==> flow/design.v <==
`timescale 1ns/10ps
module des_core (
    input         clk,           
    input         rst,           
    input         en,            
    input         start,         
    input  [63:0] data_in,       
    input  [63:0] key_in,        
    input         decrypt,       
    output [63:0] data_out,      
    output        done           
);
localparam IDLE    = 2'd0;
localparam COMPUTE = 2'd1;
localparam DONE    = 2'd2;
(* fsm_encoding = "auto" *) reg [1:0] state, state_next;
reg [3:0] round_cnt, round_cnt_next;   
reg [31:0] l_reg, l_reg_next;
reg [31:0] r_reg, r_reg_next;
reg [63:0] output_reg, output_reg_next;
reg done_reg, done_reg_next;
reg [27:0] c_reg, c_reg_next;
reg [27:0] d_reg, d_reg_next;
reg [47:0] current_subkey_reg, current_subkey_next;
reg decrypt_reg, decrypt_reg_next;
function automatic [63:0] initial_permutation;
    input [63:0] data;
    begin
        initial_permutation = {
            data[6], data[14], data[22], data[30], data[38], data[46], data[54], data[62],
            data[4], data[12], data[20], data[28], data[36], data[44], data[52], data[60],
            data[2], data[10], data[18], data[26], data[34], data[42], data[50], data[58],
            data[0], data[8], data[16], data[24], data[32], data[40], data[48], data[56],
            data[7], data[15], data[23], data[31], data[39], data[47], data[55], data[63],
            data[5], data[13], data[21], data[29], data[37], data[45], data[53], data[61],
            data[3], data[11], data[19], data[27], data[35], data[43], data[51], data[59],
            data[1], data[9], data[17], data[25], data[33], data[41], data[49], data[57]
        };
    end
endfunction
function automatic [63:0] final_permutation;
    input [63:0] data;
    begin
        final_permutation = {
            data[24], data[56], data[16], data[48], data[8], data[40], data[0], data[32],
            data[25], data[57], data[17], data[49], data[9], data[41], data[1], data[33],
            data[26], data[58], data[18], data[50], data[10], data[42], data[2], data[34],
            data[27], data[59], data[19], data[51], data[11], data[43], data[3], data[35],
            data[28], data[60], data[20], data[52], data[12], data[44], data[4], data[36],
            data[29], data[61], data[21], data[53], data[13], data[45], data[5], data[37],
            data[30], data[62], data[22], data[54], data[14], data[46], data[6], data[38],
            data[31], data[63], data[23], data[55], data[15], data[47], data[7], data[39]
        };
    end
endfunction
function automatic [55:0] pc1;
    input [63:0] key;
    begin
        pc1 = {
            key[7], key[15], key[23], key[31], key[39], key[47], key[55],
            key[63], key[6], key[14], key[22], key[30], key[38], key[46],
            key[54], key[62], key[5], key[13], key[21], key[29], key[37],
            key[45], key[53], key[61], key[4], key[12], key[20], key[28],
            key[1], key[9], key[17], key[25], key[33], key[41], key[49],
            key[57], key[2], key[10], key[18], key[26], key[34], key[42],
            key[50], key[58], key[3], key[11], key[19], key[27], key[35],
            key[43], key[51], key[59], key[36], key[44], key[52], key[60]
        };
    end
endfunction
function automatic [47:0] pc2;
    input [55:0] key;
    begin
        pc2 = {
            key[42], key[39], key[45], key[32], key[55], key[51],
            key[53], key[28], key[41], key[50], key[35], key[46],
            key[33], key[37], key[44], key[52], key[30], key[48],
            key[40], key[49], key[29], key[36], key[43], key[54],
            key[15], key[4], key[25], key[19], key[9], key[1],
            key[26], key[16], key[5], key[11], key[23], key[8],
            key[12], key[7], key[17], key[0], key[22], key[3],
            key[10], key[14], key[6], key[20], key[27], key[24]
        };
    end
endfunction
function automatic [27:0] rotate_left28;
    input [27:0] value;
    input [1:0] amount;
    begin
        case (amount)
            2'd1: rotate_left28 = {value[26:0], value[27]};
            2'd2: rotate_left28 = {value[25:0], value[27:26]};
            default: rotate_left28 = value;
        endcase
    end
endfunction
function automatic [27:0] rotate_right28;
    input [27:0] value;
    input [1:0] amount;
    begin
        case (amount)
            2'd1: rotate_right28 = {value[0], value[27:1]};
            2'd2: rotate_right28 = {value[1:0], value[27:2]};
            default: rotate_right28 = value;
        endcase
    end
endfunction
function automatic [1:0] shift_amount;
    input [3:0] round_index;
    begin
        case (round_index)
            4'd0,
            4'd1,
            4'd8,
            4'd15: shift_amount = 2'd1;
            default: shift_amount = 2'd2;
        endcase
    end
endfunction
function automatic [55:0] compute_cd_after_16_shifts;
    input [55:0] cd_in;
    reg [27:0] c_tmp;
    reg [27:0] d_tmp;
    integer idx;
    begin
        c_tmp = cd_in[55:28];
        d_tmp = cd_in[27:0];
        for (idx = 0; idx < 16; idx = idx + 1) begin
            c_tmp = rotate_left28(c_tmp, shift_amount(idx[3:0]));
            d_tmp = rotate_left28(d_tmp, shift_amount(idx[3:0]));
        end
        compute_cd_after_16_shifts = {c_tmp, d_tmp};
    end
endfunction
function automatic [47:0] expansion;
    input [31:0] data;
    begin
        expansion = {
            data[0], data[31], data[30], data[29], data[28], data[27],
            data[28], data[27], data[26], data[25], data[24], data[23],
            data[24], data[23], data[22], data[21], data[20], data[19],
            data[20], data[19], data[18], data[17], data[16], data[15],
            data[16], data[15], data[14], data[13], data[12], data[11],
            data[12], data[11], data[10], data[9], data[8], data[7],
            data[8], data[7], data[6], data[5], data[4], data[3],
            data[4], data[3], data[2], data[1], data[0], data[31]
        };
    end
endfunction
function automatic [3:0] sbox1;
    input [5:0] data;
    reg [1:0] row;
    reg [3:0] col;
    begin
        row = {data[5], data[0]};
        col = data[4:1];
        case ({row, col})
            6'h00: sbox1 = 4'hE; 6'h01: sbox1 = 4'h4; 6'h02: sbox1 = 4'hD; 6'h03: sbox1 = 4'h1;
            6'h04: sbox1 = 4'h2; 6'h05: sbox1 = 4'hF; 6'h06: sbox1 = 4'hB; 6'h07: sbox1 = 4'h8;
            6'h08: sbox1 = 4'h3; 6'h09: sbox1 = 4'hA; 6'h0A: sbox1 = 4'h6; 6'h0B: sbox1 = 4'hC;
            6'h0C: sbox1 = 4'h5; 6'h0D: sbox1 = 4'h9; 6'h0E: sbox1 = 4'h0; 6'h0F: sbox1 = 4'h7;
            6'h10: sbox1 = 4'h0; 6'h11: sbox1 = 4'hF; 6'h12: sbox1 = 4'h7; 6'h13: sbox1 = 4'h4;
            6'h14: sbox1 = 4'hE; 6'h15: sbox1 = 4'h2; 6'h16: sbox1 = 4'hD; 6'h17: sbox1 = 4'h1;
            6'h18: sbox1 = 4'hA; 6'h19: sbox1 = 4'h6; 6'h1A: sbox1 = 4'hC; 6'h1B: sbox1 = 4'hB;
            6'h1C: sbox1 = 4'h9; 6'h1D: sbox1 = 4'h5; 6'h1E: sbox1 = 4'h3; 6'h1F: sbox1 = 4'h8;
            6'h20: sbox1 = 4'h4; 6'h21: sbox1 = 4'h1; 6'h22: sbox1 = 4'hE; 6'h23: sbox1 = 4'h8;
            6'h24: sbox1 = 4'hD; 6'h25: sbox1 = 4'h6; 6'h26: sbox1 = 4'h2; 6'h27: sbox1 = 4'hB;
            6'h28: sbox1 = 4'hF; 6'h29: sbox1 = 4'hC; 6'h2A: sbox1 = 4'h9; 6'h2B: sbox1 = 4'h7;
            6'h2C: sbox1 = 4'h3; 6'h2D: sbox1 = 4'hA; 6'h2E: sbox1 = 4'h5; 6'h2F: sbox1 = 4'h0;
            6'h30: sbox1 = 4'hF; 6'h31: sbox1 = 4'hC; 6'h32: sbox1 = 4'h8; 6'h33: sbox1 = 4'h2;
            6'h34: sbox1 = 4'h4; 6'h35: sbox1 = 4'h9; 6'h36: sbox1 = 4'h1; 6'h37: sbox1 = 4'h7;
            6'h38: sbox1 = 4'h5; 6'h39: sbox1 = 4'hB; 6'h3A: sbox1 = 4'h3; 6'h3B: sbox1 = 4'hE;
            6'h3C: sbox1 = 4'hA; 6'h3D: sbox1 = 4'h0; 6'h3E: sbox1 = 4'h6; 6'h3F: sbox1 = 4'hD;
        endcase
    end
endfunction
function automatic [3:0] sbox2;
    input [5:0] data;
    reg [1:0] row;
    reg [3:0] col;
    begin
        row = {data[5], data[0]};
        col = data[4:1];
        case ({row, col})
            6'h00: sbox2 = 4'hF; 6'h01: sbox2 = 4'h1; 6'h02: sbox2 = 4'h8; 6'h03: sbox2 = 4'hE;
            6'h04: sbox2 = 4'h6; 6'h05: sbox2 = 4'hB; 6'h06: sbox2 = 4'h3; 6'h07: sbox2 = 4'h4;
            6'h08: sbox2 = 4'h9; 6'h09: sbox2 = 4'h7; 6'h0A: sbox2 = 4'h2; 6'h0B: sbox2 = 4'hD;
            6'h0C: sbox2 = 4'hC; 6'h0D: sbox2 = 4'h0; 6'h0E: sbox2 = 4'h5; 6'h0F: sbox2 = 4'hA;
            6'h10: sbox2 = 4'h3; 6'h11: sbox2 = 4'hD; 6'h12: sbox2 = 4'h4; 6'h13: sbox2 = 4'h7;
            6'h14: sbox2 = 4'hF; 6'h15: sbox2 = 4'h2; 6'h16: sbox2 = 4'h8; 6'h17: sbox2 = 4'hE;
            6'h18: sbox2 = 4'hC; 6'h19: sbox2 = 4'h0; 6'h1A: sbox2 = 4'h1; 6'h1B: sbox2 = 4'hA;
            6'h1C: sbox2 = 4'h6; 6'h1D: sbox2 = 4'h9; 6'h1E: sbox2 = 4'hB; 6'h1F: sbox2 = 4'h5;
            6'h20: sbox2 = 4'h0; 6'h21: sbox2 = 4'hE; 6'h22: sbox2 = 4'h7; 6'h23: sbox2 = 4'hB;
            6'h24: sbox2 = 4'hA; 6'h25: sbox2 = 4'h4; 6'h26: sbox2 = 4'hD; 6'h27: sbox2 = 4'h1;
            6'h28: sbox2 = 4'h5; 6'h29: sbox2 = 4'h8; 6'h2A: sbox2 = 4'hC; 6'h2B: sbox2 = 4'h6;
            6'h2C: sbox2 = 4'h9; 6'h2D: sbox2 = 4'h3; 6'h2E: sbox2 = 4'h2; 6'h2F: sbox2 = 4'hF;
            6'h30: sbox2 = 4'hD; 6'h31: sbox2 = 4'h8; 6'h32: sbox2 = 4'hA; 6'h33: sbox2 = 4'h1;
            6'h34: sbox2 = 4'h3; 6'h35: sbox2 = 4'hF; 6'h36: sbox2 = 4'h4; 6'h37: sbox2 = 4'h2;
            6'h38: sbox2 = 4'hB; 6'h39: sbox2 = 4'h6; 6'h3A: sbox2 = 4'h7; 6'h3B: sbox2 = 4'hC;
            6'h3C: sbox2 = 4'h0; 6'h3D: sbox2 = 4'h5; 6'h3E: sbox2 = 4'hE; 6'h3F: sbox2 = 4'h9;
        endcase
    end
endfunction
function automatic [3:0] sbox3;
    input [5:0] data;
    reg [1:0] row;
    reg [3:0] col;
    begin
        row = {data[5], data[0]};
        col = data[4:1];
        case ({row, col})
            6'h00: sbox3 = 4'hA; 6'h01: sbox3 = 4'h0; 6'h02: sbox3 = 4'h9; 6'h03: sbox3 = 4'hE;
            6'h04: sbox3 = 4'h6; 6'h05: sbox3 = 4'h3; 6'h06: sbox3 = 4'hF; 6'h07: sbox3 = 4'h5;
            6'h08: sbox3 = 4'h1; 6'h09: sbox3 = 4'hD; 6'h0A: sbox3 = 4'hC; 6'h0B: sbox3 = 4'h7;
            6'h0C: sbox3 = 4'hB; 6'h0D: sbox3 = 4'h4; 6'h0E: sbox3 = 4'h2; 6'h0F: sbox3 = 4'h8;
            6'h10: sbox3 = 4'hD; 6'h11: sbox3 = 4'h7; 6'h12: sbox3 = 4'h0; 6'h13: sbox3 = 4'h9;
            6'h14: sbox3 = 4'h3; 6'h15: sbox3 = 4'h4; 6'h16: sbox3 = 4'h6; 6'h17: sbox3 = 4'hA;
            6'h18: sbox3 = 4'h2; 6'h19: sbox3 = 4'h8; 6'h1A: sbox3 = 4'h5; 6'h1B: sbox3 = 4'hE;
            6'h1C: sbox3 = 4'hC; 6'h1D: sbox3 = 4'hB; 6'h1E: sbox3 = 4'hF; 6'h1F: sbox3 = 4'h1;
            6'h20: sbox3 = 4'hD; 6'h21: sbox3 = 4'h6; 6'h22: sbox3 = 4'h4; 6'h23: sbox3 = 4'h9;
            6'h24: sbox3 = 4'h8; 6'h25: sbox3 = 4'hF; 6'h26: sbox3 = 4'h3; 6'h27: sbox3 = 4'h0;
            6'h28: sbox3 = 4'hB; 6'h29: sbox3 = 4'h1; 6'h2A: sbox3 = 4'h2; 6'h2B: sbox3 = 4'hC;
            6'h2C: sbox3 = 4'h5; 6'h2D: sbox3 = 4'hA; 6'h2E: sbox3 = 4'hE; 6'h2F: sbox3 = 4'h7;
            6'h30: sbox3 = 4'h1; 6'h31: sbox3 = 4'hA; 6'h32: sbox3 = 4'hD; 6'h33: sbox3 = 4'h0;
            6'h34: sbox3 = 4'h6; 6'h35: sbox3 = 4'h9; 6'h36: sbox3 = 4'h8; 6'h37: sbox3 = 4'h7;
            6'h38: sbox3 = 4'h4; 6'h39: sbox3 = 4'hF; 6'h3A: sbox3 = 4'hE; 6'h3B: sbox3 = 4'h3;
            6'h3C: sbox3 = 4'hB; 6'h3D: sbox3 = 4'h5; 6'h3E: sbox3 = 4'h2; 6'h3F: sbox3 = 4'hC;
        endcase
    end
endfunction
function automatic [3:0] sbox4;
    input [5:0] data;
    reg [1:0] row;
    reg [3:0] col;
    begin
        row = {data[5], data[0]};
        col = data[4:1];
        case ({row, col})
            6'h00: sbox4 = 4'h7; 6'h01: sbox4 = 4'hD; 6'h02: sbox4 = 4'hE; 6'h03: sbox4 = 4'h3;
            6'h04: sbox4 = 4'h0; 6'h05: sbox4 = 4'h6; 6'h06: sbox4 = 4'h9; 6'h07: sbox4 = 4'hA;
            6'h08: sbox4 = 4'h1; 6'h09: sbox4 = 4'h2; 6'h0A: sbox4 = 4'h8; 6'h0B: sbox4 = 4'h5;
            6'h0C: sbox4 = 4'hB; 6'h0D: sbox4 = 4'hC; 6'h0E: sbox4 = 4'h4; 6'h0F: sbox4 = 4'hF;
            6'h10: sbox4 = 4'hD; 6'h11: sbox4 = 4'h8; 6'h12: sbox4 = 4'hB; 6'h13: sbox4 = 4'h5;
            6'h14: sbox4 = 4'h6; 6'h15: sbox4 = 4'hF; 6'h16: sbox4 = 4'h0; 6'h17: sbox4 = 4'h3;
            6'h18: sbox4 = 4'h4; 6'h19: sbox4 = 4'h7; 6'h1A: sbox4 = 4'h2; 6'h1B: sbox4 = 4'hC;
            6'h1C: sbox4 = 4'h1; 6'h1D: sbox4 = 4'hA; 6'h1E: sbox4 = 4'hE; 6'h1F: sbox4 = 4'h9;
            6'h20: sbox4 = 4'hA; 6'h21: sbox4 = 4'h6; 6'h22: sbox4 = 4'h9; 6'h23: sbox4 = 4'h0;
            6'h24: sbox4 = 4'hC; 6'h25: sbox4 = 4'hB; 6'h26: sbox4 = 4'h7; 6'h27: sbox4 = 4'hD;
            6'h28: sbox4 = 4'hF; 6'h29: sbox4 = 4'h1; 6'h2A: sbox4 = 4'h3; 6'h2B: sbox4 = 4'hE;
            6'h2C: sbox4 = 4'h5; 6'h2D: sbox4 = 4'h2; 6'h2E: sbox4 = 4'h8; 6'h2F: sbox4 = 4'h4;
            6'h30: sbox4 = 4'h3; 6'h31: sbox4 = 4'hF; 6'h32: sbox4 = 4'h0; 6'h33: sbox4 = 4'h6;
            6'h34: sbox4 = 4'hA; 6'h35: sbox4 = 4'h1; 6'h36: sbox4 = 4'hD; 6'h37: sbox4 = 4'h8;
            6'h38: sbox4 = 4'h9; 6'h39: sbox4 = 4'h4; 6'h3A: sbox4 = 4'h5; 6'h3B: sbox4 = 4'hB;
            6'h3C: sbox4 = 4'hC; 6'h3D: sbox4 = 4'h7; 6'h3E: sbox4 = 4'h2; 6'h3F: sbox4 = 4'hE;
        endcase
    end
endfunction
function automatic [3:0] sbox5;
    input [5:0] data;
    reg [1:0] row;
    reg [3:0] col;
    begin
        row = {data[5], data[0]};
        col = data[4:1];
        case ({row, col})
            6'h00: sbox5 = 4'h2; 6'h01: sbox5 = 4'hC; 6'h02: sbox5 = 4'h4; 6'h03: sbox5 = 4'h1;
            6'h04: sbox5 = 4'h7; 6'h05: sbox5 = 4'hA; 6'h06: sbox5 = 4'hB; 6'h07: sbox5 = 4'h6;
            6'h08: sbox5 = 4'h8; 6'h09: sbox5 = 4'h5; 6'h0A: sbox5 = 4'h3; 6'h0B: sbox5 = 4'hF;
            6'h0C: sbox5 = 4'hD; 6'h0D: sbox5 = 4'h0; 6'h0E: sbox5 = 4'hE; 6'h0F: sbox5 = 4'h9;
            6'h10: sbox5 = 4'hE; 6'h11: sbox5 = 4'hB; 6'h12: sbox5 = 4'h2; 6'h13: sbox5 = 4'hC;
            6'h14: sbox5 = 4'h4; 6'h15: sbox5 = 4'h7; 6'h16: sbox5 = 4'hD; 6'h17: sbox5 = 4'h1;
            6'h18: sbox5 = 4'h5; 6'h19: sbox5 = 4'h0; 6'h1A: sbox5 = 4'hF; 6'h1B: sbox5 = 4'hA;
            6'h1C: sbox5 = 4'h3; 6'h1D: sbox5 = 4'h9; 6'h1E: sbox5 = 4'h8; 6'h1F: sbox5 = 4'h6;
            6'h20: sbox5 = 4'h4; 6'h21: sbox5 = 4'h2; 6'h22: sbox5 = 4'h1; 6'h23: sbox5 = 4'hB;
            6'h24: sbox5 = 4'hA; 6'h25: sbox5 = 4'hD; 6'h26: sbox5 = 4'h7; 6'h27: sbox5 = 4'h8;
            6'h28: sbox5 = 4'hF; 6'h29: sbox5 = 4'h9; 6'h2A: sbox5 = 4'hC; 6'h2B: sbox5 = 4'h5;
            6'h2C: sbox5 = 4'h6; 6'h2D: sbox5 = 4'h3; 6'h2E: sbox5 = 4'h0; 6'h2F: sbox5 = 4'hE;
            6'h30: sbox5 = 4'hB; 6'h31: sbox5 = 4'h8; 6'h32: sbox5 = 4'hC; 6'h33: sbox5 = 4'h7;
            6'h34: sbox5 = 4'h1; 6'h35: sbox5 = 4'hE; 6'h36: sbox5 = 4'h2; 6'h37: sbox5 = 4'hD;
            6'h38: sbox5 = 4'h6; 6'h39: sbox5 = 4'hF; 6'h3A: sbox5 = 4'h0; 6'h3B: sbox5 = 4'h9;
            6'h3C: sbox5 = 4'hA; 6'h3D: sbox5 = 4'h4; 6'h3E: sbox5 = 4'h5; 6'h3F: sbox5 = 4'h3;
        endcase
    end
endfunction
function automatic [3:0] sbox6;
    input [5:0] data;
    reg [1:0] row;
    reg [3:0] col;
    begin
        row = {data[5], data[0]};
        col = data[4:1];
        case ({row, col})
            6'h00: sbox6 = 4'hC; 6'h01: sbox6 = 4'h1; 6'h02: sbox6 = 4'hA; 6'h03: sbox6 = 4'hF;
            6'h04: sbox6 = 4'h9; 6'h05: sbox6 = 4'h2; 6'h06: sbox6 = 4'h6; 6'h07: sbox6 = 4'h8;
            6'h08: sbox6 = 4'h0; 6'h09: sbox6 = 4'hD; 6'h0A: sbox6 = 4'h3; 6'h0B: sbox6 = 4'h4;
            6'h0C: sbox6 = 4'hE; 6'h0D: sbox6 = 4'h7; 6'h0E: sbox6 = 4'h5; 6'h0F: sbox6 = 4'hB;
            6'h10: sbox6 = 4'hA; 6'h11: sbox6 = 4'hF; 6'h12: sbox6 = 4'h4; 6'h13: sbox6 = 4'h2;
            6'h14: sbox6 = 4'h7; 6'h15: sbox6 = 4'hC; 6'h16: sbox6 = 4'h9; 6'h17: sbox6 = 4'h5;
            6'h18: sbox6 = 4'h6; 6'h19: sbox6 = 4'h1; 6'h1A: sbox6 = 4'hD; 6'h1B: sbox6 = 4'hE;
            6'h1C: sbox6 = 4'h0; 6'h1D: sbox6 = 4'hB; 6'h1E: sbox6 = 4'h3; 6'h1F: sbox6 = 4'h8;
            6'h20: sbox6 = 4'h9; 6'h21: sbox6 = 4'hE; 6'h22: sbox6 = 4'hF; 6'h23: sbox6 = 4'h5;
            6'h24: sbox6 = 4'h2; 6'h25: sbox6 = 4'h8; 6'h26: sbox6 = 4'hC; 6'h27: sbox6 = 4'h3;
            6'h28: sbox6 = 4'h7; 6'h29: sbox6 = 4'h0; 6'h2A: sbox6 = 4'h4; 6'h2B: sbox6 = 4'hA;
            6'h2C: sbox6 = 4'h1; 6'h2D: sbox6 = 4'hD; 6'h2E: sbox6 = 4'hB; 6'h2F: sbox6 = 4'h6;
            6'h30: sbox6 = 4'h4; 6'h31: sbox6 = 4'h3; 6'h32: sbox6 = 4'h2; 6'h33: sbox6 = 4'hC;
            6'h34: sbox6 = 4'h9; 6'h35: sbox6 = 4'h5; 6'h36: sbox6 = 4'hF; 6'h37: sbox6 = 4'hA;
            6'h38: sbox6 = 4'hB; 6'h39: sbox6 = 4'hE; 6'h3A: sbox6 = 4'h1; 6'h3B: sbox6 = 4'h7;
            6'h3C: sbox6 = 4'h6; 6'h3D: sbox6 = 4'h0; 6'h3E: sbox6 = 4'h8; 6'h3F: sbox6 = 4'hD;
        endcase
    end
endfunction
function automatic [3:0] sbox7;
    input [5:0] data;
    reg [1:0] row;
    reg [3:0] col;
    begin
        row = {data[5], data[0]};
        col = data[4:1];
        case ({row, col})
            6'h00: sbox7 = 4'h4; 6'h01: sbox7 = 4'hB; 6'h02: sbox7 = 4'h2; 6'h03: sbox7 = 4'hE;
            6'h04: sbox7 = 4'hF; 6'h05: sbox7 = 4'h0; 6'h06: sbox7 = 4'h8; 6'h07: sbox7 = 4'hD;
            6'h08: sbox7 = 4'h3; 6'h09: sbox7 = 4'hC; 6'h0A: sbox7 = 4'h9; 6'h0B: sbox7 = 4'h7;
            6'h0C: sbox7 = 4'h5; 6'h0D: sbox7 = 4'hA; 6'h0E: sbox7 = 4'h6; 6'h0F: sbox7 = 4'h1;
            6'h10: sbox7 = 4'hD; 6'h11: sbox7 = 4'h0; 6'h12: sbox7 = 4'hB; 6'h13: sbox7 = 4'h7;
            6'h14: sbox7 = 4'h4; 6'h15: sbox7 = 4'h9; 6'h16: sbox7 = 4'h1; 6'h17: sbox7 = 4'hA;
            6'h18: sbox7 = 4'hE; 6'h19: sbox7 = 4'h3; 6'h1A: sbox7 = 4'h5; 6'h1B: sbox7 = 4'hC;
            6'h1C: sbox7 = 4'h2; 6'h1D: sbox7 = 4'hF; 6'h1E: sbox7 = 4'h8; 6'h1F: sbox7 = 4'h6;
            6'h20: sbox7 = 4'h1; 6'h21: sbox7 = 4'h4; 6'h22: sbox7 = 4'hB; 6'h23: sbox7 = 4'hD;
            6'h24: sbox7 = 4'hC; 6'h25: sbox7 = 4'h3; 6'h26: sbox7 = 4'h7; 6'h27: sbox7 = 4'hE;
            6'h28: sbox7 = 4'hA; 6'h29: sbox7 = 4'hF; 6'h2A: sbox7 = 4'h6; 6'h2B: sbox7 = 4'h8;
            6'h2C: sbox7 = 4'h0; 6'h2D: sbox7 = 4'h5; 6'h2E: sbox7 = 4'h9; 6'h2F: sbox7 = 4'h2;
            6'h30: sbox7 = 4'h6; 6'h31: sbox7 = 4'hB; 6'h32: sbox7 = 4'hD; 6'h33: sbox7 = 4'h8;
            6'h34: sbox7 = 4'h1; 6'h35: sbox7 = 4'h4; 6'h36: sbox7 = 4'hA; 6'h37: sbox7 = 4'h7;
            6'h38: sbox7 = 4'h9; 6'h39: sbox7 = 4'h5; 6'h3A: sbox7 = 4'h0; 6'h3B: sbox7 = 4'hF;
            6'h3C: sbox7 = 4'hE; 6'h3D: sbox7 = 4'h2; 6'h3E: sbox7 = 4'h3; 6'h3F: sbox7 = 4'hC;
        endcase
    end
endfunction
function automatic [3:0] sbox8;
    input [5:0] data;
    reg [1:0] row;
    reg [3:0] col;
    begin
        row = {data[5], data[0]};
        col = data[4:1];
        case ({row, col})
            6'h00: sbox8 = 4'hD; 6'h01: sbox8 = 4'h2; 6'h02: sbox8 = 4'h8; 6'h03: sbox8 = 4'h4;
            6'h04: sbox8 = 4'h6; 6'h05: sbox8 = 4'hF; 6'h06: sbox8 = 4'hB; 6'h07: sbox8 = 4'h1;
            6'h08: sbox8 = 4'hA; 6'h09: sbox8 = 4'h9; 6'h0A: sbox8 = 4'h3; 6'h0B: sbox8 = 4'hE;
            6'h0C: sbox8 = 4'h5; 6'h0D: sbox8 = 4'h0; 6'h0E: sbox8 = 4'hC; 6'h0F: sbox8 = 4'h7;
            6'h10: sbox8 = 4'h1; 6'h11: sbox8 = 4'hF; 6'h12: sbox8 = 4'hD; 6'h13: sbox8 = 4'h8;
            6'h14: sbox8 = 4'hA; 6'h15: sbox8 = 4'h3; 6'h16: sbox8 = 4'h7; 6'h17: sbox8 = 4'h4;
            6'h18: sbox8 = 4'hC; 6'h19: sbox8 = 4'h5; 6'h1A: sbox8 = 4'h6; 6'h1B: sbox8 = 4'hB;
            6'h1C: sbox8 = 4'h0; 6'h1D: sbox8 = 4'hE; 6'h1E: sbox8 = 4'h9; 6'h1F: sbox8 = 4'h2;
            6'h20: sbox8 = 4'h7; 6'h21: sbox8 = 4'hB; 6'h22: sbox8 = 4'h4; 6'h23: sbox8 = 4'h1;
            6'h24: sbox8 = 4'h9; 6'h25: sbox8 = 4'hC; 6'h26: sbox8 = 4'hE; 6'h27: sbox8 = 4'h2;
            6'h28: sbox8 = 4'h0; 6'h29: sbox8 = 4'h6; 6'h2A: sbox8 = 4'hA; 6'h2B: sbox8 = 4'hD;
            6'h2C: sbox8 = 4'hF; 6'h2D: sbox8 = 4'h3; 6'h2E: sbox8 = 4'h5; 6'h2F: sbox8 = 4'h8;
            6'h30: sbox8 = 4'h2; 6'h31: sbox8 = 4'h1; 6'h32: sbox8 = 4'hE; 6'h33: sbox8 = 4'h7;
            6'h34: sbox8 = 4'h4; 6'h35: sbox8 = 4'hA; 6'h36: sbox8 = 4'h8; 6'h37: sbox8 = 4'hD;
            6'h38: sbox8 = 4'hF; 6'h39: sbox8 = 4'hC; 6'h3A: sbox8 = 4'h9; 6'h3B: sbox8 = 4'h0;
            6'h3C: sbox8 = 4'h3; 6'h3D: sbox8 = 4'h5; 6'h3E: sbox8 = 4'h6; 6'h3F: sbox8 = 4'hB;
        endcase
    end
endfunction
function automatic [31:0] pbox;
    input [31:0] data;
    begin
        pbox = {
            data[16], data[25], data[12], data[11], data[3], data[20], data[4], data[15],
            data[31], data[17], data[9], data[6], data[27], data[14], data[1], data[22],
            data[30], data[24], data[8], data[18], data[0], data[5], data[29], data[23],
            data[13], data[19], data[2], data[26], data[10], data[21], data[28], data[7]
        };
    end
endfunction
function automatic [31:0] f_function;
    input [31:0] r;
    input [47:0] subkey;
    reg [47:0] expanded;
    reg [47:0] xored;
    reg [31:0] sbox_out;
    begin
        expanded = expansion(r);
        xored = expanded ^ subkey;
        sbox_out = {
            sbox1(xored[47:42]),
            sbox2(xored[41:36]),
            sbox3(xored[35:30]),
            sbox4(xored[29:24]),
            sbox5(xored[23:18]),
            sbox6(xored[17:12]),
            sbox7(xored[11:6]),
            sbox8(xored[5:0])
        };
        f_function = pbox(sbox_out);
    end
endfunction
wire [55:0] pc1_key;
wire [55:0] decrypt_cd_seed;
wire [27:0] c_seed_wire;
wire [27:0] d_seed_wire;
assign pc1_key = pc1(key_in);
assign decrypt_cd_seed = compute_cd_after_16_shifts(pc1_key);
assign c_seed_wire = pc1_key[55:28];
assign d_seed_wire = pc1_key[27:0];
wire [63:0] ip_data;
wire [31:0] f_out;
assign ip_data = initial_permutation(data_in);
assign f_out = f_function(r_reg, current_subkey_reg);
always @(*) begin
    state_next = state;
    round_cnt_next = round_cnt;
    l_reg_next = l_reg;
    r_reg_next = r_reg;
    output_reg_next = output_reg;
    done_reg_next = 1'b0;
    c_reg_next = c_reg;
    d_reg_next = d_reg;
    current_subkey_next = current_subkey_reg;
    decrypt_reg_next = decrypt_reg;
    case (state)
        IDLE: begin
            if (start) begin
                decrypt_reg_next = decrypt;
                l_reg_next = ip_data[63:32];
                r_reg_next = ip_data[31:0];
                round_cnt_next = 4'd0;
                if (decrypt) begin
                    c_reg_next = decrypt_cd_seed[55:28];
                    d_reg_next = decrypt_cd_seed[27:0];
                end else begin
                    c_reg_next = rotate_left28(c_seed_wire, shift_amount(4'd0));
                    d_reg_next = rotate_left28(d_seed_wire, shift_amount(4'd0));
                end
                current_subkey_next = pc2({c_reg_next, d_reg_next});
                state_next = COMPUTE;
            end
        end
        COMPUTE: begin
            if (round_cnt < 4'd15) begin
                l_reg_next = r_reg;
                r_reg_next = l_reg ^ f_out;
                round_cnt_next = round_cnt + 4'd1;
                if (!decrypt_reg) begin
                    c_reg_next = rotate_left28(c_reg, shift_amount(round_cnt + 4'd1));
                    d_reg_next = rotate_left28(d_reg, shift_amount(round_cnt + 4'd1));
                end else begin
                    c_reg_next = rotate_right28(c_reg, shift_amount(4'd15 - round_cnt));
                    d_reg_next = rotate_right28(d_reg, shift_amount(4'd15 - round_cnt));
                end
                current_subkey_next = pc2({c_reg_next, d_reg_next});
            end else begin
                l_reg_next = r_reg;
                r_reg_next = l_reg ^ f_out;
                state_next = DONE;
            end
        end
        DONE: begin
            output_reg_next = final_permutation({r_reg, l_reg});
            done_reg_next = 1'b1;
            if (start) begin
                decrypt_reg_next = decrypt;
                l_reg_next = ip_data[63:32];
                r_reg_next = ip_data[31:0];
                round_cnt_next = 4'd0;
                if (decrypt) begin
                    c_reg_next = decrypt_cd_seed[55:28];
                    d_reg_next = decrypt_cd_seed[27:0];
                end else begin
                    c_reg_next = rotate_left28(c_seed_wire, shift_amount(4'd0));
                    d_reg_next = rotate_left28(d_seed_wire, shift_amount(4'd0));
                end
                current_subkey_next = pc2({c_reg_next, d_reg_next});
                state_next = COMPUTE;
            end else begin
                state_next = IDLE;
            end
        end
        default: state_next = IDLE;
    endcase
end
always @(posedge clk or posedge rst) begin
    if (rst) begin
        state <= IDLE;
        round_cnt <= 4'd0;
        l_reg <= 32'd0;
        r_reg <= 32'd0;
        output_reg <= 64'd0;
        done_reg <= 1'b0;
        c_reg <= 28'd0;
        d_reg <= 28'd0;
        current_subkey_reg <= 48'd0;
        decrypt_reg <= 1'b0;
    end else if (en) begin
        state <= state_next;
        round_cnt <= round_cnt_next;
        l_reg <= l_reg_next;
        r_reg <= r_reg_next;
        output_reg <= output_reg_next;
        done_reg <= done_reg_next;
        c_reg <= c_reg_next;
        d_reg <= d_reg_next;
        current_subkey_reg <= current_subkey_next;
        decrypt_reg <= decrypt_reg_next;
    end
end
assign data_out = output_reg;
assign done = done_reg;
endmodule
`timescale 1ns/10ps
module crc_sort_core(
    input wire clk,
    input wire rst,
    input wire en,
    input wire start,
    input wire [127:0] data_in,
    input wire [2:0] fn_sel,
    output reg [127:0] data_out,
    output reg done
);
localparam CRC_GEN = 3'b011;
localparam SORT    = 3'b100;
wire sort_start;
wire sort_en;
wire [127:0] sort_data_out;
wire sort_done;
wire crc_start;
wire crc_en;
wire [127:0] crc_data_out;
wire crc_done;
assign sort_start = (fn_sel == SORT) ? start : 1'b0;
assign crc_start  = (fn_sel == CRC_GEN) ? start : 1'b0;
assign sort_en = (fn_sel == SORT) && en;
assign crc_en  = (fn_sel == CRC_GEN) && en;
sort_core sort_inst (
    .clk(clk),
    .rst(rst),
    .en(sort_en),
    .start(sort_start),
    .data_in(data_in),
    .data_out(sort_data_out),
    .done(sort_done)
);
crc_core crc_inst (
    .clk(clk),
    .rst(rst),
    .en(crc_en),
    .start(crc_start),
    .data_in(data_in),
    .data_out(crc_data_out),
    .done(crc_done)
);
always @(*) begin
    case (fn_sel)
        SORT: begin
            data_out = sort_data_out;
            done = sort_done;
        end
        CRC_GEN: begin
            data_out = crc_data_out;
            done = crc_done;
        end
        default: begin
            data_out = 128'd0;
            done = 1'b0;
        end
    endcase
end
endmodule
module crc_core(
    input wire clk,
    input wire rst,
    input wire en,
    input wire start,
    input wire [127:0] data_in,
    output reg [127:0] data_out,
    output reg done
);
localparam [2:0] CRC_POLY = 3'b101;   
function automatic [2:0] crc_update_byte;
    input [2:0] crc_in;
    input [7:0] data_byte;
    integer idx;
    reg [2:0] crc_tmp;
    begin
        crc_tmp = crc_in;
        for (idx = 0; idx < 8; idx = idx + 1) begin
            if (crc_tmp[2] ^ data_byte[7 - idx]) begin
                crc_tmp = {crc_tmp[1:0], 1'b0} ^ CRC_POLY;
            end else begin
                crc_tmp = {crc_tmp[1:0], 1'b0};
            end
        end
        crc_update_byte = crc_tmp;
    end
endfunction
localparam IDLE = 2'd0;
localparam COMPUTE = 2'd1;
localparam DONE = 2'd2;
(* fsm_encoding = "auto" *) reg [1:0] state, state_next;
reg [2:0] crc_reg, crc_reg_next;
reg [4:0] byte_cnt, byte_cnt_next;
reg [127:0] data_reg, data_reg_next;
wire [7:0] current_byte;
assign current_byte = data_reg[127:120];
always @(*) begin
    state_next = state;
    crc_reg_next = crc_reg;
    byte_cnt_next = byte_cnt;
    data_reg_next = data_reg;
    done = 1'b0;
    case (state)
        IDLE: begin
            if (start) begin
                state_next = COMPUTE;
                crc_reg_next = 3'b000;  
                byte_cnt_next = 5'd0;
                data_reg_next = data_in;
            end
        end
        COMPUTE: begin
            if (byte_cnt < 5'd16) begin
                crc_reg_next = crc_update_byte(crc_reg, current_byte);
                data_reg_next = {data_reg[119:0], 8'd0};
                byte_cnt_next = byte_cnt + 5'd1;
            end else begin
                state_next = DONE;
            end
        end
        DONE: begin
            done = 1'b1;
            state_next = IDLE;
        end
        default: begin
            state_next = IDLE;
        end
    endcase
end
always @(*) begin
    data_out = {125'd0, crc_reg};
end
always @(posedge clk or posedge rst) begin
    if (rst) begin
        state <= IDLE;
        crc_reg <= 3'b000;
        byte_cnt <= 5'd0;
        data_reg <= 128'd0;
    end else if (en) begin
        state <= state_next;
        crc_reg <= crc_reg_next;
        byte_cnt <= byte_cnt_next;
        data_reg <= data_reg_next;
    end
end
endmodule
module sort_core(
    input wire clk,
    input wire rst,
    input wire en,
    input wire start,
    input wire [127:0] data_in,
    output reg [127:0] data_out,
    output reg done
);
localparam IDLE = 2'd0;
localparam SORT = 2'd1;
localparam DONE = 2'd2;
(* fsm_encoding = "auto" *) reg [1:0] state, state_next;
reg [4:0] cycle_cnt, cycle_cnt_next;
reg [7:0] sort_array [0:15];
reg [7:0] sort_array_next [0:15];
integer i;
always @(*) begin
    state_next = state;
    cycle_cnt_next = cycle_cnt;
    done = 1'b0;
    for (i = 0; i < 16; i = i + 1) begin
        sort_array_next[i] = sort_array[i];
    end
    case (state)
        IDLE: begin
            if (start) begin
                state_next = SORT;
                cycle_cnt_next = 5'd0;
                sort_array_next[0]  = data_in[7:0];
                sort_array_next[1]  = data_in[15:8];
                sort_array_next[2]  = data_in[23:16];
                sort_array_next[3]  = data_in[31:24];
                sort_array_next[4]  = data_in[39:32];
                sort_array_next[5]  = data_in[47:40];
                sort_array_next[6]  = data_in[55:48];
                sort_array_next[7]  = data_in[63:56];
                sort_array_next[8]  = data_in[71:64];
                sort_array_next[9]  = data_in[79:72];
                sort_array_next[10] = data_in[87:80];
                sort_array_next[11] = data_in[95:88];
                sort_array_next[12] = data_in[103:96];
                sort_array_next[13] = data_in[111:104];
                sort_array_next[14] = data_in[119:112];
                sort_array_next[15] = data_in[127:120];
            end
        end
        SORT: begin
            case (cycle_cnt)
                5'd0, 5'd2, 5'd4, 5'd6, 5'd8, 5'd10, 5'd12, 5'd14, 5'd16: begin
                    if (sort_array[0] < sort_array[1]) begin
                        sort_array_next[0] = sort_array[1];
                        sort_array_next[1] = sort_array[0];
                    end else begin
                        sort_array_next[0] = sort_array[0];
                        sort_array_next[1] = sort_array[1];
                    end
                    if (sort_array[2] < sort_array[3]) begin
                        sort_array_next[2] = sort_array[3];
                        sort_array_next[3] = sort_array[2];
                    end else begin
                        sort_array_next[2] = sort_array[2];
                        sort_array_next[3] = sort_array[3];
                    end
                    if (sort_array[4] < sort_array[5]) begin
                        sort_array_next[4] = sort_array[5];
                        sort_array_next[5] = sort_array[4];
                    end else begin
                        sort_array_next[4] = sort_array[4];
                        sort_array_next[5] = sort_array[5];
                    end
                    if (sort_array[6] < sort_array[7]) begin
                        sort_array_next[6] = sort_array[7];
                        sort_array_next[7] = sort_array[6];
                    end else begin
                        sort_array_next[6] = sort_array[6];
                        sort_array_next[7] = sort_array[7];
                    end
                    if (sort_array[8] < sort_array[9]) begin
                        sort_array_next[8] = sort_array[9];
                        sort_array_next[9] = sort_array[8];
                    end else begin
                        sort_array_next[8] = sort_array[8];
                        sort_array_next[9] = sort_array[9];
                    end
                    if (sort_array[10] < sort_array[11]) begin
                        sort_array_next[10] = sort_array[11];
                        sort_array_next[11] = sort_array[10];
                    end else begin
                        sort_array_next[10] = sort_array[10];
                        sort_array_next[11] = sort_array[11];
                    end
                    if (sort_array[12] < sort_array[13]) begin
                        sort_array_next[12] = sort_array[13];
                        sort_array_next[13] = sort_array[12];
                    end else begin
                        sort_array_next[12] = sort_array[12];
                        sort_array_next[13] = sort_array[13];
                    end
                    if (sort_array[14] < sort_array[15]) begin
                        sort_array_next[14] = sort_array[15];
                        sort_array_next[15] = sort_array[14];
                    end else begin
                        sort_array_next[14] = sort_array[14];
                        sort_array_next[15] = sort_array[15];
                    end
                    cycle_cnt_next = cycle_cnt + 1;
                    if (cycle_cnt == 5'd16) begin
                        state_next = DONE;
                    end
                end
                5'd1, 5'd3, 5'd5, 5'd7, 5'd9, 5'd11, 5'd13, 5'd15: begin
                    if (sort_array[1] < sort_array[2]) begin
                        sort_array_next[1] = sort_array[2];
                        sort_array_next[2] = sort_array[1];
                    end else begin
                        sort_array_next[1] = sort_array[1];
                        sort_array_next[2] = sort_array[2];
                    end
                    if (sort_array[3] < sort_array[4]) begin
                        sort_array_next[3] = sort_array[4];
                        sort_array_next[4] = sort_array[3];
                    end else begin
                        sort_array_next[3] = sort_array[3];
                        sort_array_next[4] = sort_array[4];
                    end
                    if (sort_array[5] < sort_array[6]) begin
                        sort_array_next[5] = sort_array[6];
                        sort_array_next[6] = sort_array[5];
                    end else begin
                        sort_array_next[5] = sort_array[5];
                        sort_array_next[6] = sort_array[6];
                    end
                    if (sort_array[7] < sort_array[8]) begin
                        sort_array_next[7] = sort_array[8];
                        sort_array_next[8] = sort_array[7];
                    end else begin
                        sort_array_next[7] = sort_array[7];
                        sort_array_next[8] = sort_array[8];
                    end
                    if (sort_array[9] < sort_array[10]) begin
                        sort_array_next[9] = sort_array[10];
                        sort_array_next[10] = sort_array[9];
                    end else begin
                        sort_array_next[9] = sort_array[9];
                        sort_array_next[10] = sort_array[10];
                    end
                    if (sort_array[11] < sort_array[12]) begin
                        sort_array_next[11] = sort_array[12];
                        sort_array_next[12] = sort_array[11];
                    end else begin
                        sort_array_next[11] = sort_array[11];
                        sort_array_next[12] = sort_array[12];
                    end
                    if (sort_array[13] < sort_array[14]) begin
                        sort_array_next[13] = sort_array[14];
                        sort_array_next[14] = sort_array[13];
                    end else begin
                        sort_array_next[13] = sort_array[13];
                        sort_array_next[14] = sort_array[14];
                    end
                    cycle_cnt_next = cycle_cnt + 1;
                end
                default: begin
                    state_next = DONE;
                end
            endcase
        end
        DONE: begin
            done = 1'b1;
            state_next = IDLE;
        end
        default: begin
            state_next = IDLE;
        end
    endcase
end
always @(*) begin
    data_out = {sort_array[0],  sort_array[1],  sort_array[2],  sort_array[3],
                sort_array[4],  sort_array[5],  sort_array[6],  sort_array[7],
                sort_array[8],  sort_array[9],  sort_array[10], sort_array[11],
                sort_array[12], sort_array[13], sort_array[14], sort_array[15]};
end
always @(posedge clk or posedge rst) begin
    if (rst) begin
        state <= IDLE;
        cycle_cnt <= 5'd0;
        for (i = 0; i < 16; i = i + 1) begin
            sort_array[i] <= 8'd0;
        end
    end else if (en) begin
        state <= state_next;
        cycle_cnt <= cycle_cnt_next;
        for (i = 0; i < 16; i = i + 1) begin
            sort_array[i] <= sort_array_next[i];
        end
    end
end
endmodule
`timescale 1ns/10ps
module IOTDF( clk, rst, in_en, iot_in, fn_sel, busy, valid, iot_out);
input          clk;
input          rst;
input          in_en;
input  [7:0]   iot_in;
input  [2:0]   fn_sel;
output         busy;
output         valid;
output [127:0] iot_out;
localparam DES_ENCRYPT = 3'b001;
localparam DES_DECRYPT = 3'b010;
localparam CRC_GEN     = 3'b011;
localparam SORT        = 3'b100;
localparam IDLE    = 2'd0;
localparam LOAD    = 2'd1;
(* fsm_encoding = "auto" *) reg [1:0]   current_state, next_state;
reg [3:0]   load_cnt, load_cnt_next;
reg         load_sel, load_sel_next;
reg [127:0] data_buf0, data_buf0_next;
reg [127:0] data_buf1, data_buf1_next;
reg [1:0]   buffer_full, buffer_full_next;
reg         compute_sel, compute_sel_next;
reg         compute_active, compute_active_next;
reg         busy_reg, busy_reg_next;
reg [127:0] result_reg, result_reg_next;
reg         valid_reg, valid_reg_next;
reg         des_start_reg, des_start_reg_next;
reg         crc_sort_start_reg, crc_sort_start_reg_next;
reg         des_en_reg, des_en_reg_next;
reg         crc_sort_en_reg, crc_sort_en_reg_next;
(* synopsys_clock_gating = "true" *) wire enable;
function automatic [127:0] write_byte;
    input [127:0] word_in;
    input [3:0]  byte_idx;
    input [7:0]  byte_value;
    begin
        write_byte = word_in;
        case (byte_idx)
            4'd0:  write_byte[7:0]       = byte_value;
            4'd1:  write_byte[15:8]      = byte_value;
            4'd2:  write_byte[23:16]     = byte_value;
            4'd3:  write_byte[31:24]     = byte_value;
            4'd4:  write_byte[39:32]     = byte_value;
            4'd5:  write_byte[47:40]     = byte_value;
            4'd6:  write_byte[55:48]     = byte_value;
            4'd7:  write_byte[63:56]     = byte_value;
            4'd8:  write_byte[71:64]     = byte_value;
            4'd9:  write_byte[79:72]     = byte_value;
            4'd10: write_byte[87:80]     = byte_value;
            4'd11: write_byte[95:88]     = byte_value;
            4'd12: write_byte[103:96]    = byte_value;
            4'd13: write_byte[111:104]   = byte_value;
            4'd14: write_byte[119:112]   = byte_value;
            4'd15: write_byte[127:120]   = byte_value;
            default: write_byte = word_in;
        endcase
    end
endfunction
wire [127:0] compute_data;
wire [63:0]  des_data_in;
wire [63:0]  des_key_in;
wire         des_decrypt;
wire [63:0]  des_data_out;
wire         des_done;
wire         mode_is_des;
wire         mode_is_crc_sort;
assign compute_data   = (compute_sel == 1'b0) ? data_buf0 : data_buf1;
assign mode_is_des    = (fn_sel == DES_ENCRYPT) || (fn_sel == DES_DECRYPT);
assign mode_is_crc_sort = (fn_sel == CRC_GEN) || (fn_sel == SORT);
assign des_decrypt    = (fn_sel == DES_DECRYPT);
assign des_data_in    = mode_is_des ? compute_data[63:0] : 64'd0;
assign des_key_in     = mode_is_des ? compute_data[127:64] : 64'd0;
des_core des_inst (
    .clk(clk),
    .rst(rst),
    .en(des_en_reg),
    .start(des_start_reg),
    .data_in(des_data_in),
    .key_in(des_key_in),
    .decrypt(des_decrypt),
    .data_out(des_data_out),
    .done(des_done)
);
wire [127:0] crc_sort_data_in;
wire [127:0] crc_sort_data_out;
wire         crc_sort_done;
assign crc_sort_data_in = mode_is_crc_sort ? compute_data : 128'd0;
crc_sort_core crc_sort_inst (
    .clk(clk),
    .rst(rst),
    .en(crc_sort_en_reg),
    .start(crc_sort_start_reg),
    .data_in(crc_sort_data_in),
    .fn_sel(fn_sel),
    .data_out(crc_sort_data_out),
    .done(crc_sort_done)
);
assign busy    = busy_reg;
assign valid   = valid_reg;
assign iot_out = result_reg;
always @(*) begin
    load_cnt_next = load_cnt;
    load_sel_next = load_sel;
    data_buf0_next = data_buf0;
    data_buf1_next = data_buf1;
    buffer_full_next = buffer_full;
    compute_sel_next = compute_sel;
    compute_active_next = compute_active;
    result_reg_next = result_reg;
    valid_reg_next = 1'b0;
    busy_reg_next = busy_reg;
    des_start_reg_next = 1'b0;
    crc_sort_start_reg_next = 1'b0;
    next_state = current_state;
    des_en_reg_next = des_en_reg;
    crc_sort_en_reg_next = crc_sort_en_reg;
    case (current_state)
        IDLE: begin
            if (in_en) begin
                if (!buffer_full[0]) begin
                    load_sel_next = 1'b0;
                    load_cnt_next = 4'd1;
                    data_buf0_next = write_byte(128'd0, 4'd0, iot_in);
                    next_state = LOAD;
                    busy_reg_next = 1'b0;
                end else if (!buffer_full[1]) begin
                    load_sel_next = 1'b1;
                    load_cnt_next = 4'd1;
                    data_buf1_next = write_byte(128'd0, 4'd0, iot_in);
                    next_state = LOAD;
                    busy_reg_next = 1'b0;
                end else begin
                    next_state = IDLE;
                    busy_reg_next = 1'b1;
                end
            end else begin
                next_state = IDLE;
            end
        end
        LOAD: begin
            if (in_en) begin
                next_state = LOAD;
                if (load_sel == 1'b0) begin
                    data_buf0_next = write_byte(data_buf0, load_cnt, iot_in);
                    if (load_cnt == 4'd15) begin
                        load_cnt_next = 4'd0;
                        buffer_full_next[0] = 1'b1;
                        next_state = IDLE;
                        if (buffer_full[1])
                            busy_reg_next = 1'b1;
                    end else begin
                        load_cnt_next = load_cnt + 4'd1;
                        if ((load_cnt == 4'd14) && buffer_full[1])
                            busy_reg_next = 1'b1;
                    end
                end else begin
                    data_buf1_next = write_byte(data_buf1, load_cnt, iot_in);
                    if (load_cnt == 4'd15) begin
                        load_cnt_next = 4'd0;
                        buffer_full_next[1] = 1'b1;
                        next_state = IDLE;
                        if (buffer_full[0])
                            busy_reg_next = 1'b1;
                    end else begin
                        load_cnt_next = load_cnt + 4'd1;
                        if ((load_cnt == 4'd14) && buffer_full[0])
                            busy_reg_next = 1'b1;
                    end
                end
            end else begin
                next_state = LOAD;
            end
        end
        default: begin
            next_state = IDLE;
        end
    endcase
    if (compute_active) begin
        if (mode_is_des) begin
            if (des_done) begin
                result_reg_next = {compute_data[127:64], des_data_out};
                valid_reg_next = 1'b1;
                buffer_full_next[compute_sel] = 1'b0;
                compute_active_next = 1'b0;
                busy_reg_next = 1'b0;
            end
        end else if (mode_is_crc_sort) begin
            if (crc_sort_done) begin
                result_reg_next = crc_sort_data_out;
                valid_reg_next = 1'b1;
                buffer_full_next[compute_sel] = 1'b0;
                compute_active_next = 1'b0;
                busy_reg_next = 1'b0;
            end
        end else begin
            if (des_done || crc_sort_done) begin
                buffer_full_next[compute_sel] = 1'b0;
                compute_active_next = 1'b0;
                busy_reg_next = 1'b0;
            end
        end
    end
    if (!compute_active_next) begin
        if (buffer_full_next[0] || buffer_full_next[1]) begin
            compute_sel_next = buffer_full_next[0] ? 1'b0 : 1'b1;
            compute_active_next = 1'b1;
            if (mode_is_des) begin
                des_start_reg_next = 1'b1;
            end else if (mode_is_crc_sort) begin
                crc_sort_start_reg_next = 1'b1;
            end
        end
    end
    des_en_reg_next = compute_active_next && mode_is_des;
    crc_sort_en_reg_next = compute_active_next && mode_is_crc_sort;
end
assign enable = in_en |
                      compute_active |
                      compute_active_next |
                      valid_reg |
                      valid_reg_next |
                      busy_reg |
                      busy_reg_next;
always @(posedge clk or posedge rst) begin
    if (rst) begin
        load_cnt            <= 4'd0;
        load_sel            <= 1'b0;
        data_buf0           <= 128'd0;
        data_buf1           <= 128'd0;
        buffer_full         <= 2'b00;
        compute_sel         <= 1'b0;
        compute_active      <= 1'b0;
        result_reg          <= 128'd0;
        valid_reg           <= 1'b0;
        busy_reg            <= 1'b0;
        des_start_reg       <= 1'b0;
        crc_sort_start_reg  <= 1'b0;
        des_en_reg          <= 1'b0;
        crc_sort_en_reg     <= 1'b0;
        current_state       <= IDLE;
    end else if (enable) begin
        load_cnt            <= load_cnt_next;
        load_sel            <= load_sel_next;
        data_buf0           <= data_buf0_next;
        data_buf1           <= data_buf1_next;
        buffer_full         <= buffer_full_next;
        compute_sel         <= compute_sel_next;
        compute_active      <= compute_active_next;
        result_reg          <= result_reg_next;
        valid_reg           <= valid_reg_next;
        busy_reg            <= busy_reg_next;
        des_start_reg       <= des_start_reg_next;
        crc_sort_start_reg  <= crc_sort_start_reg_next;
        des_en_reg          <= des_en_reg_next;
        crc_sort_en_reg     <= crc_sort_en_reg_next;
        current_state       <= next_state;
    end
end
endmodule
* Tool chain data of IOTDF
The steps from the RTL of IOTDF to its reports follow in flow order.
Lines are those of the file above, counted from 1.
Operators carry their Yosys type and port widths (W data, S select, Z words).
Library cell names are shortened.
A cell with - has no value.
- Top module :: IOTDF
- Clock :: clk
- Standard-cell library :: sky130hd
- Corner :: tt_025C_1v80

* Word-level counts
Counts by Yosys on the flattened word-level netlist (proc, flatten, opt, wreduce). Print and check cells are left out. Cells with the same type and inputs are merged into one.
Yosys's memory passes give these memory sizes; they may raise the number of words (mostly to a power of two), join words into wider ones and drop unused or constant bits.
- $add $sub $neg :: 6
- Reduce/logical cells :: 108
- Mux-type cells :: 262
- Shift operators :: 2
- Equality and inequality tests :: 110
- Bitwise operators :: 28
- $lt $le $gt $ge :: 17
** Operators by type and width (count)
- $mux W128 :: 17
- $pmux W128 S2 :: 4
- $mux W8 :: 64
- $pmux W8 S2 :: 30
- $pmux W28 S2 :: 6
- $reduce_or A15 Y1 :: 16
- $mux W28 :: 8
- $reduce_and A8 Y1 :: 16
- $pmux W32 S2 :: 2
- $mux W64 :: 2
- $lt A8 B8 Y1 :: 15
- $reduce_and A7 Y1 :: 16
- $pmux W48 S2 :: 1
- $mux W48 :: 2
- $reduce_and A6 Y1 :: 15
- $mux W3 :: 24
- $ne A2 B2 Y1 const B :: 34
- $mux W32 :: 2
- $mux W1 :: 55
- $ne A3 B3 Y1 const B :: 17
- $eq A4 B4 Y1 const B :: 12
- $xor A48 B48 Y48 :: 1
- $mux W2 :: 22
- $eq A5 B4 Y1 const B :: 8
- $xor A32 B32 Y32 :: 1
- $mux W4 :: 7
- $reduce_and A4 Y1 :: 5
- $eq A5 B3 Y1 const B :: 4
Not listed: further kinds 49, cells in them 127.
- Memory bits (read-only) :: 2048
- Output and inout bits :: 130
- Input port bits :: 14
- Memories :: 8
- Flip-flop bits (word level) :: 914
- Elaborated cells :: 620
** Memories
- (no name shown) :: depth 64, bits a word 4, rd ports 1, write ports 0, line 346 : case ({row, col})
- (no name shown) :: depth 64, bits a word 4, rd ports 1, write ports 0, line 319 : case ({row, col})
- (no name shown) :: depth 64, bits a word 4, rd ports 1, write ports 0, line 292 : case ({row, col})
- (no name shown) :: depth 64, bits a word 4, rd ports 1, write ports 0, line 265 : case ({row, col})
- (no name shown) :: depth 64, bits a word 4, rd ports 1, write ports 0, line 238 : case ({row, col})
- (no name shown) :: depth 64, bits a word 4, rd ports 1, write ports 0, line 211 : case ({row, col})
Further memories, not shown: 2.

* Depth
Longest topological path by Yosys (ltp), each cell counted once; first at word level (registers and memories cut), then after technology mapping (sequential cells cut; the memories' decode and read muxes count).
- Depth after elaboration :: 32
- ABC_AREA :: 0
- Depth in mapped cells :: 12
- Depth with buffers taken out :: 11

* Synthesis result
The flow's flattened synthesis, as Yosys stat reports it; memories are mapped. The netlist is that of the ABC_AREA named above (0 if unset); the other value can give another one.
- Cells in the netlist :: 5594
- Area of sequential cells :: 21750.9 µm²
- Mapped flip-flops :: 869
- Mapped area :: 49397.4 µm²
- Buffers :: 456
** Cells by type
- dfrtp_1 :: count 865, area in all 2.16E+04 µm²
- o21ai_0 :: count 788, area in all 3.94E+03 µm²
- nand2_1 :: count 944, area in all 3.54E+03 µm²
- mux2i_1 :: count 246, area in all 2.46E+03 µm²
- ha_1 :: count 180, area in all 2252.16 µm²
- a21oi_1 :: count 416, area in all 2.08E+03 µm²
- clkbuf_1 :: count 366, area in all 1.37E+03 µm²
- mux2_2 :: count 110, area in all 1.24E+03 µm²
- nor2_1 :: count 303, area in all 1.14E+03 µm²
- a221o_1 :: count 104, area in all 1.04E+03 µm²
- nor3_1 :: count 170, area in all 850.816 µm²
- xnor2_1 :: count 74, area in all 648.122 µm²
- a211oi_1 :: count 86, area in all 645.619 µm²
- xor2_1 :: count 72, area in all 630.605 µm²
- a311oi_1 :: count 63, area in all 551.779 µm²
- a22oi_1 :: count 71, area in all 533.011 µm²
- inv_1 :: count 141, area in all 529.258 µm²
- a21o_1 :: count 63, area in all 472.954 µm²
Other cell types: 63; their cells: 532.
By module: a second synthesis without flattening, with its own total; a netlist apart from the flattened one above.
- Cell total of the unflattened synthesis :: 5754
- Area (unflattened synthesis) :: 55470.7 µm²
Each row is one instance without its submodules.
** By module
- IOTDF :: cells 1656, area 19671.4 µm², sequential area 10035.9 µm², times used 1
- des_core :: cells 1994, area 16668.5 µm², sequential area 4830.9 µm², times used 1
- sort_core :: cells 1216, area 10450.0 µm², sequential area 3404.5 µm², times used 1
- crc_core :: cells 724, area 7333.3 µm², sequential area 3479.6 µm², times used 1
- crc_sort_core :: cells 164, area 1347.5 µm², sequential area 0.0 µm², times used 1

* Worst setup path after synthesis
Path of least setup slack by OpenSTA after synthesis, without wires, with an ideal clock, recovery checks aside; 20% of the period is set as input and as output delay. Where synthesis merged equal registers, the netlist keeps one of their names.
- Path type :: input to register
- Start point :: input port fn_sel[0]
- End point :: register crc_sort_inst.sort_inst.sort_array[12][0]
- Buffers on the path :: 1
- Time at the first pin :: 1.000 ns
- Stages on the path :: 8
- Path slack :: 2.051 ns
- Input delay :: 1.000 ns
- Library setup time :: 0.125 ns
- Period :: 5.0 ns
- Data arrival time :: 2.825 ns
- Path delay :: 1.950 ns
- Data required time :: 4.875 ns
- Period reached after synthesis :: 2.949 ns
"path delay" = arrival - input delay + setup time.
"stages on the path": output pins that drive a net of the path, with the launching flip-flop's if there is one; two outputs of one cell count as two.
"period reached after synthesis" is the clock period less the worst setup slack; recovery checks do not enter. This is arithmetic on one report: input and output delays are still those of the set period (20% each).
Between the ends stands the longest chain of elaborated cells between them, by number of cells; it is not shown to be the way that was timed. Of several equally long chains one is given.
A line is the first line of the expression or statement that the cell stems from. Yosys adds cells for indexed reads and writes and turns some case tables into memories.
- Path through :: nand2b_1 > nor2_2 > nand3_1 > a31oi_2 > o21ai_1 > nor2b_1 > buf_2 > mux2_2
- Length of the longest elaborated chain :: 5
- Elaborated cells between the ends (all ways) :: 10
** RTL lines, path after synthesis
- from (decl) :: line 862 : input  [2:0]   fn_sel;
- $eq A3 B2 Y1 :: line 925 : assign mode_is_crc_sort = (fn_sel == CRC_GEN) || (fn_sel == SORT);
- $logic_or A1 B1 Y1 :: line 925
- $mux W128 :: line 943 : assign crc_sort_data_in = mode_is_crc_sort ? compute_data : 128'd0;
- $mux W8 :: line 683 : if (start) begin
- $pmux W8 S2 :: line 681 : case (state)
- to (assign) :: line 845 : sort_array[i] <= 8'd0;
- to (assign) :: line 851 : sort_array[i] <= sort_array_next[i];
- to (decl) :: line 671 : reg [7:0] sort_array [0:15];

* Timing after layout
From the final timing report of flow run 1: the path of least setup slack in the routed layout; clock arrival at registers is part of the times.
- Path type :: input to register
- Start point :: input port fn_sel[0]
- End point :: register result_reg[61]
- Input delay :: 1.00 ns
- Buffers on the path :: 5
- Time at the first pin :: 1.00 ns
- Data required time :: 5.62 ns
- Data arrival time :: 5.36 ns
- Stages on the path :: 11
- Path slack :: 0.25 ns
- Library setup time :: 0.09 ns
- Period :: 5.0 ns
Between the ends stands the longest chain of elaborated cells between them, by number of cells; it is not shown to be the way that was timed. Of several equally long chains one is given.
- Path through :: clkdlybuf4s50_1 > buf_2 > o21ai_0 > a22oi_1 > o21ai_0 > nand2_1 > clkbuf_2 > clkbuf_2 > clkbuf_1 > nand2_1 > o21ai_0
- Length of the longest elaborated chain :: 16
- Elaborated cells between the ends (all ways) :: 43
** RTL lines, path post-layout
- from (decl) :: line 862 : input  [2:0]   fn_sel;
- $eq A3 B2 Y1 :: line 555 : case (fn_sel)
- $pmux W1 S2 :: line 555
- $logic_or A1 B1 Y1 :: line 1052 : if (des_done || crc_sort_done) begin
- $mux W2 :: line 1052
- $mux W2 :: line 1043 : end else if (mode_is_crc_sort) begin
- $mux W2 :: line 1035 : if (mode_is_des) begin
- $mux W2 :: line 1034 : if (compute_active) begin
- $logic_or A1 B1 Y1 :: line 1060 : if (buffer_full_next[0] || buffer_full_next[1]) begin
- $mux W1 :: line 1060
- $mux W1 :: line 1059 : if (!compute_active_next) begin
- $or A1 B1 Y1 (5 in a row) :: line 1073 : assign enable = in_en |
- $reduce_and A5 Y1
- to (assign) :: line 1089 : result_reg          <= 128'd0;
- to (assign) :: line 1105 : result_reg          <= result_reg_next;
- to (decl) :: line 881 : reg [127:0] result_reg, result_reg_next;

Hand-over note for IOTDF

Stored flow runs of IOTDF (2 of them; Yosys, OpenROAD, sky130hd). They differ in their settings and are not a sequence. Constraints: input delay and output delay 20% of the set period each, output load 0.01 pF.
"clock period reached" is the run's clock period less its worst setup slack. It is reckoned from that one timing run; input and output delays stay at 20% of the period that was set.
"worst path time" = time allowed to the worst setup path (clock period - input delay - output delay, where it has them) - its slack; a late launch clock adds to it, a late capture clock takes from it.
By "total power after layout" is meant OpenSTA's value without simulated activity: inputs other than the clock are taken to toggle once in ten clock periods, and the tool carries that through the logic.

** Flow run 1
- Settings :: CAP_MARGIN=5; CELL_PAD_IN_SITES_DETAIL_PLACEMENT=1; CORE_UTILIZATION=42; CTS_CLUSTER_DIAMETER=292; GPL_ROUTABILITY_DRIVEN=0; GPL_TIMING_DRIVEN=0; HOLD_SLACK_MARGIN=0.09; MAX_ROUTING_LAYER=met4; PLACE_DENSITY_LB_ADDON=0.26; TNS_END_PERCENT=100; period_ns=5.0; CORE_MARGIN=2; SLEW_MARGIN=20
- Total negative slack :: 0.000 ns
- Standard-cell area of the final layout :: 57062.2 µm²
- Area of the synthesized netlist :: 49397.4 µm²
- Utilization after routing :: 0.49
- Clock period reached :: 4.746 ns
- Worst hold slack after layout :: 0.480 ns
- Setup slack of the worst path :: 0.254 ns
- Worst path time :: 3.75 ns
- Critical path type :: input to register
- Area inside the die boundary :: 120371.0 µm²
- Total power after layout :: 25370 uW

** Flow run 2
- Settings :: CELL_PAD_IN_SITES_DETAIL_PLACEMENT=0; CORE_UTILIZATION=70; CTS_CLUSTER_DIAMETER=22; GPL_ROUTABILITY_DRIVEN=0; MAX_ROUTING_LAYER=met5; PLACE_DENSITY=0.67; period_ns=2.41; CAP_MARGIN=20; CORE_MARGIN=2; SLEW_MARGIN=20
- Outcome :: unfinished; error DPL-0033 in clock tree synthesis

End of note.
